==> flow/design.v <==
module ALU (A, B, ALU_Sel, ALU_Out, Carryout, Overflow);
parameter ADD  = 0;
parameter SUB  = 1;
parameter MUL_HIGH = 2;
parameter MUL_LOW = 3;
input [31:0] A;
input [31:0] B;
input [3:0] ALU_Sel;
output [31:0] ALU_Out;
output Carryout;
output Overflow;
reg[31:0] ALU_32Result;
reg[63:0] ALU_64Result;
always @(*)
begin
    ALU_32Result = 32'h00000000;
    ALU_64Result = 64'h0000000000000000;
    case(ALU_Sel)
        ADD:        ALU_32Result = A + B;
        SUB:        ALU_32Result = A - B;
        MUL_HIGH:	ALU_64Result = A * B;
        MUL_LOW:	ALU_64Result = A * B;
        default:
        begin
            ALU_32Result = 32'h00000000;
            ALU_64Result = 64'h0000000000000000;
        end
    endcase
end
assign ALU_Out = (ALU_Sel == MUL_LOW)? ALU_64Result[31:0]: (ALU_Sel == MUL_HIGH)? ALU_64Result[63:32]:ALU_32Result[31:0];
assign Carryout = 1'b0;
assign Overflow = 1'b0;
endmodule
module alu_top (
    input             clk,
    input      [31:0] A,
    input      [31:0] B,
    input      [3:0]  ALU_Sel,
    output reg [31:0] ALU_Out,
    output reg        Carryout,
    output reg        Overflow
);
reg [31:0] a_q, b_q;
reg [3:0]  sel_q;
wire [31:0] out_d;
wire        carry_d, ovf_d;
ALU u_alu (
    .A(a_q), .B(b_q), .ALU_Sel(sel_q),
    .ALU_Out(out_d), .Carryout(carry_d), .Overflow(ovf_d)
);
always @(posedge clk) begin
    a_q      <= A;
    b_q      <= B;
    sel_q    <= ALU_Sel;
    ALU_Out  <= out_d;
    Carryout <= carry_d;
    Overflow <= ovf_d;
end
endmodule
# Reports on alu_top
# Each step is given for the RTL above and for the edited RTL.
# Lines under "orig" count in the file above, lines under "edited" in the edited file.
# "change": "edited" minus "orig" as printed here. "change_rel_pct": 100 x difference / "orig".
# Operators: Yosys type, input widths -> output width; for muxes data width and select width s.
# Library cell names are shortened.
# Not given: --
# setup
top_module,alu_top
clock_port,clk
lib,sky130hd
pvt_corner,tt_025C_1v80

# The edit
# Unified diff, file above to edited file.
# This change comes from a script, not from a designer. The edited design behaves differently; no optimisation was intended.
# begin of diff
@@ -18,5 +18,5 @@
     case(ALU_Sel)
         ADD:        ALU_32Result = A + B;
-        SUB:        ALU_32Result = A - B;
+        SUB:        ALU_32Result = A + B;
         MUL_HIGH:	ALU_64Result = A * B;
         MUL_LOW:	ALU_64Result = A * B;
# end of diff

# After elaboration
# Source: Yosys, flattened and elaborated, memories not mapped. Widths are those after wreduce; folded enables and synchronous resets count as part of the registers. Registers that Yosys merges into a memory's read port (data or address) are not register bits. Print and check cells do not count. Equal cells are merged and count once.
# word_totals
element,orig,edited,change,change_rel_pct
regBits,100,100,0,0.00
latch_bits,0,0,0,--
mem_bits_rw,0,0,0,--
romBits,0,0,0,--
clocked_rd_ports_x_width,0,0,0,--
mem_count,0,0,0,--
inputBits,69,69,0,0.00
output_inout_bits,34,34,0,0.00
elab_cells,14,14,0,0.00
# op_classes
element,orig,edited,change,change_rel_pct
add_sub_neg,2,1,-1,-50.00
n_mul,1,1,0,0.00
div_mod_pow,0,0,0,--
compare,0,0,0,--
equal,3,3,0,0.00
n_shift,0,0,0,--
muxes,3,3,0,0.00
n_logic,0,0,0,--
reduce_logical,1,2,1,100.00
# op_table
cell,orig,edited,change,change_rel_pct
$mux 32,2,3,1,50.00
$pmux 32 s2,1,0,-1,-100.00
$sub 32x32->32,1,0,-1,-100.00
$reduce_or 2->1,0,1,1,--
$eq 4x2->1 const B,2,2,0,0.00
$add 32x32->32,1,1,0,0.00
$eq 4x1->1 const B,1,1,0,0.00
$logic_not 4->1,1,1,0,0.00
$mul 32x32->64,1,1,0,0.00

# Longest topological paths
# Yosys ltp: most cells in a row. Word level: on the elaborated netlist, between registers, memories and ports. Mapped: between sequential cells and ports; inverters and the memories' decode and read muxes count.
# depth
element,orig,edited,change,change_rel_pct
depth_word,4,5,1,25.00
abc_area,0,0,--,--
mapped_depth,30,30,0,0.00
ltp_nobuf,27,28,1,3.70

# After synthesis
# Yosys stat after the flow's synthesis: flattened, memories mapped to cells. It holds for the ABC_AREA given above (unset counts as 0); a run with the other value may have another netlist.
# mapped
element,orig,edited,change,change_rel_pct
cell_count,4257,4120,-137,-3.22
synth_area_um2,38300.5,37437.2,-863.3,-2.25
seqArea_um2,2001.9,2001.9,0.0,0.00
flip_flops,100,100,0,0.00
buf_cells,263,237,-26,-9.89
# by_type
cell,orig,edited,change,change_rel_pct
clkbuf_1,254,223,-31,-12.20
a21oi_1,115,95,-20,-17.39
and2_1,580,565,-15,-2.59
nand2_1,524,509,-15,-2.86
xor2_1,49,35,-14,-28.57
xnor2_1,58,45,-13,-22.41
a31oi_1,7,19,12,171.43
nor3_1,19,8,-11,-57.89
mux2i_1,11,1,-10,-90.91
o21ai_0,69,78,9,13.04
o31ai_1,14,5,-9,-64.29
a21o_1,45,53,8,17.78
or3_1,15,7,-8,-53.33
o2111ai_1,6,0,-6,-100.00
and3_1,18,13,-5,-27.78
nor4_1,7,2,-5,-71.43
buf_2,1,6,5,500.00
nor2_1,58,54,-4,-6.90
# Not every row of either side is listed.
# By module: a second synthesis without flattening, with its own total; a netlist apart from the flattened one above.
# unflattened
element,orig,edited,change,change_rel_pct
cells_unflattened,4282,4103,-179,-4.18
hier_area_um2,38463.1,37330.8,-1132.3,-2.94
# Rows give one instance, submodules left out.
# modules_orig
module,n_inst,cells,area_um2,mod_seq_area_um2
ALU,1,4180,36421.2,0.0
alu_top,1,102,2042.0,2042.0
# modules_edited
module,n_inst,cells,area_um2,mod_seq_area_um2
ALU,1,4001,35288.8,0.0
alu_top,1,102,2042.0,2042.0

# Path before layout
# Source: OpenSTA report_checks on the synthesized netlist (no wires, ideal clock, input and output delay 20% of the period each), path of least setup slack; recovery checks are left aside. Register names are those of the netlist, which keeps one name where synthesis merged equal registers.
# synth_path
element,orig,edited,change,change_rel_pct
kind,reg-to-reg,reg-to-reg,--,--
startpoint,register b_q[8],register a_q[19],--,--
endpoint,register ALU_Out[31],register ALU_Out[28],--,--
clock_period_ns,9.0,9.0,0.0,0.00
setup_time_ns,0.134,0.131,-0.003,--
launch_ns,0.000,0.000,0.000,--
arrival_ns,7.304,7.152,-0.152,-2.08
required_time_ns,8.866,8.869,0.003,0.03
slack_ns,1.562,1.717,0.155,--
delay_ns,7.438,7.283,-0.155,-2.08
path_stages,28,30,2,7.14
n_path_buf,3,2,-1,-33.33
period_less_setup_slack_ns,7.438,7.283,-0.155,-2.08
# "delay_ns" = arrival - input delay + setup time.
# "path_stages" counts driving pins, that of a launching flip-flop among them; a cell with two outputs on the path counts twice.
# "period_less_setup_slack_ns" = period - worst setup slack (recovery checks aside). The figure is calculated, with input and output delays left at 20% of the set period.
# The rows between start and end are the longest chain of elaborated cells between them; the timing report does not say that the signal goes this way. Where chains are equally long, one stands for them.
# A line is the first line of the expression or statement that the cell stems from. Yosys adds cells for indexed reads and writes and turns some case tables into memories.
# synth_via_orig
path_cell_list,dfxtp_1 > clkbuf_1 > buf_1 > nand2_1 > fa_1 > inv_1 > fa_1 > inv_1 > fa_1 > inv_1 > fa_1 > fa_1 > inv_1 > fa_1 > fa_1 > fa_1 > inv_1 > ha_1 > clkbuf_1 > a21oi_1 > o21ai_0 > a221oi_1 > o21ai_0 > a21oi_1 > o31ai_1 > a31o_2 > nor4b_1 > or4_1
elab_chain_cells,4
cone_cells,6
classes_between,add/sub: 2; mul: 1; mux: 3
# synth_rtl_orig
element,line_no,text
"start, declared",43,"reg [31:0] a_q, b_q;"
"start, assigned",53,b_q      <= B;
$sub 32x32->32,20,SUB:        ALU_32Result = A - B;
$pmux 32 s2,18,case(ALU_Sel)
$mux 32 x2,30,assign ALU_Out = (ALU_Sel == MUL_LOW)? ALU_64Result[31:0]: (ALU_Sel == MUL_HIGH)? ALU_64Result[63:32]:ALU_32Re ...
"end, assigned",55,ALU_Out  <= out_d;
"end, declared",39,"output reg [31:0] ALU_Out,"
# synth_via_edited
path_cell_list,dfxtp_1 > clkbuf_1 > nand2_1 > fa_1 > inv_1 > fa_1 > inv_1 > fa_1 > inv_1 > fa_1 > inv_1 > fa_1 > inv_1 > fa_1 > fa_1 > inv_1 > fa_1 > inv_1 > ha_1 > buf_2 > and4_4 > nor3b_1 > a22oi_1 > a31oi_1 > a21o_1 > a41o_1 > o41a_1 > and3_1 > a41oi_1 > o211ai_1
elab_chain_cells,4
cone_cells,5
classes_between,add/sub: 1; mul: 1; mux: 3
# synth_rtl_edited
element,line_no,text
"start, declared",43,"reg [31:0] a_q, b_q;"
"start, assigned",52,a_q      <= A;
$add 32x32->32,20,SUB:        ALU_32Result = A + B;
$mux 32,18,case(ALU_Sel)
$mux 32 x2,30,assign ALU_Out = (ALU_Sel == MUL_LOW)? ALU_64Result[31:0]: (ALU_Sel == MUL_HIGH)? ALU_64Result[63:32]:ALU_32Re ...
"end, assigned",55,ALU_Out  <= out_d;
"end, declared",39,"output reg [31:0] ALU_Out,"

# Timing after layout
# From the final timing report of each run of pair 1: the path of least setup slack in the routed layout; clock arrival at registers is part of the times.
# layout_path
element,orig,edited,change,change_rel_pct
kind,reg-to-reg,reg-to-reg,--,--
startpoint,register b_q[11],register a_q[11],--,--
endpoint,register ALU_Out[31],register ALU_Out[27],--,--
clock_period_ns,9.0,9.0,0.0,0.00
setup_time_ns,0.12,0.17,0.05,--
launch_ns,0.41,0.40,-0.01,-2.44
arrival_ns,8.77,8.72,-0.05,-0.57
required_time_ns,9.30,9.23,-0.07,-0.75
slack_ns,0.53,0.51,-0.02,--
path_stages,21,25,4,19.05
n_path_buf,1,2,1,100.00
# The rows between start and end are the longest chain of elaborated cells between them; the timing report does not say that the signal goes this way. Where chains are equally long, one stands for them.
# layout_via_orig
path_cell_list,dfxtp_1 > and2_1 > fa_1 > fa_1 > inv_1 > fa_1 > fa_1 > fa_1 > inv_1 > fa_1 > fa_1 > fa_1 > ha_1 > nand2_1 > nor3_1 > a41oi_1 > buf_4 > o31ai_1 > a31o_2 > nor3_1 > or4_1
elab_chain_cells,4
cone_cells,6
classes_between,add/sub: 2; mul: 1; mux: 3
# layout_rtl_orig
element,line_no,text
"start, declared",43,"reg [31:0] a_q, b_q;"
"start, assigned",53,b_q      <= B;
$sub 32x32->32,20,SUB:        ALU_32Result = A - B;
$pmux 32 s2,18,case(ALU_Sel)
$mux 32 x2,30,assign ALU_Out = (ALU_Sel == MUL_LOW)? ALU_64Result[31:0]: (ALU_Sel == MUL_HIGH)? ALU_64Result[63:32]:ALU_32Re ...
"end, assigned",55,ALU_Out  <= out_d;
"end, declared",39,"output reg [31:0] ALU_Out,"
# layout_via_edited
path_cell_list,dfxtp_1 > buf_4 > and2_1 > fa_1 > fa_1 > inv_1 > fa_1 > fa_1 > inv_1 > fa_1 > fa_1 > fa_1 > fa_1 > ha_1 > a21oi_1 > and2_1 > o21ai_0 > o311ai_0 > buf_4 > a21oi_1 > nor3_2 > o21ai_1 > a21boi_1 > xor2_1 > o221ai_1
elab_chain_cells,4
cone_cells,5
classes_between,add/sub: 1; mul: 1; mux: 3
# layout_rtl_edited
element,line_no,text
"start, declared",43,"reg [31:0] a_q, b_q;"
"start, assigned",52,a_q      <= A;
$add 32x32->32,20,SUB:        ALU_32Result = A + B;
$mux 32,18,case(ALU_Sel)
$mux 32 x2,30,assign ALU_Out = (ALU_Sel == MUL_LOW)? ALU_64Result[31:0]: (ALU_Sel == MUL_HIGH)? ALU_64Result[63:32]:ALU_32Re ...
"end, assigned",55,ALU_Out  <= out_d;
"end, declared",39,"output reg [31:0] ALU_Out,"

# Flow runs
# Both versions went through the flow (Yosys, OpenROAD) with the same settings in each pair. Constraints: input delay and output delay 20% of the set period each, output load 0.01 pF.
# settings_pair_1
CORE_UTILIZATION,40
period_ns,9.0
CAP_MARGIN,20
CORE_MARGIN,2
SLEW_MARGIN,20
# results_pair_1
element,orig,edited,change,change_rel_pct
synthArea_um2,38300.5,37437.2,-863.3,-2.25
design_die_area_um2,98241.5,96056.6,-2184.9,-2.22
fin_util_frac,0.432,0.432,0.000,--
final_setup_ws_ns,0.533,0.507,-0.026,--
# settings_pair_2
CELL_PAD_IN_SITES_DETAIL_PLACEMENT,2
CELL_PAD_IN_SITES_GLOBAL_PLACEMENT,2
CORE_UTILIZATION,29
MAX_ROUTING_LAYER,met5
PLACE_DENSITY_LB_ADDON,0.15
SLEW_MARGIN,20
TNS_END_PERCENT,95
period_ns,13.7
CAP_MARGIN,20
CORE_MARGIN,2
# results_pair_2
element,orig,edited,change,change_rel_pct
synthArea_um2,38300.5,37437.2,-863.3,-2.25
design_die_area_um2,134994.0,131983.0,-3011.0,-2.23
fin_util_frac,0.315,0.316,0.001,--
final_setup_ws_ns,4.908,4.849,-0.059,--
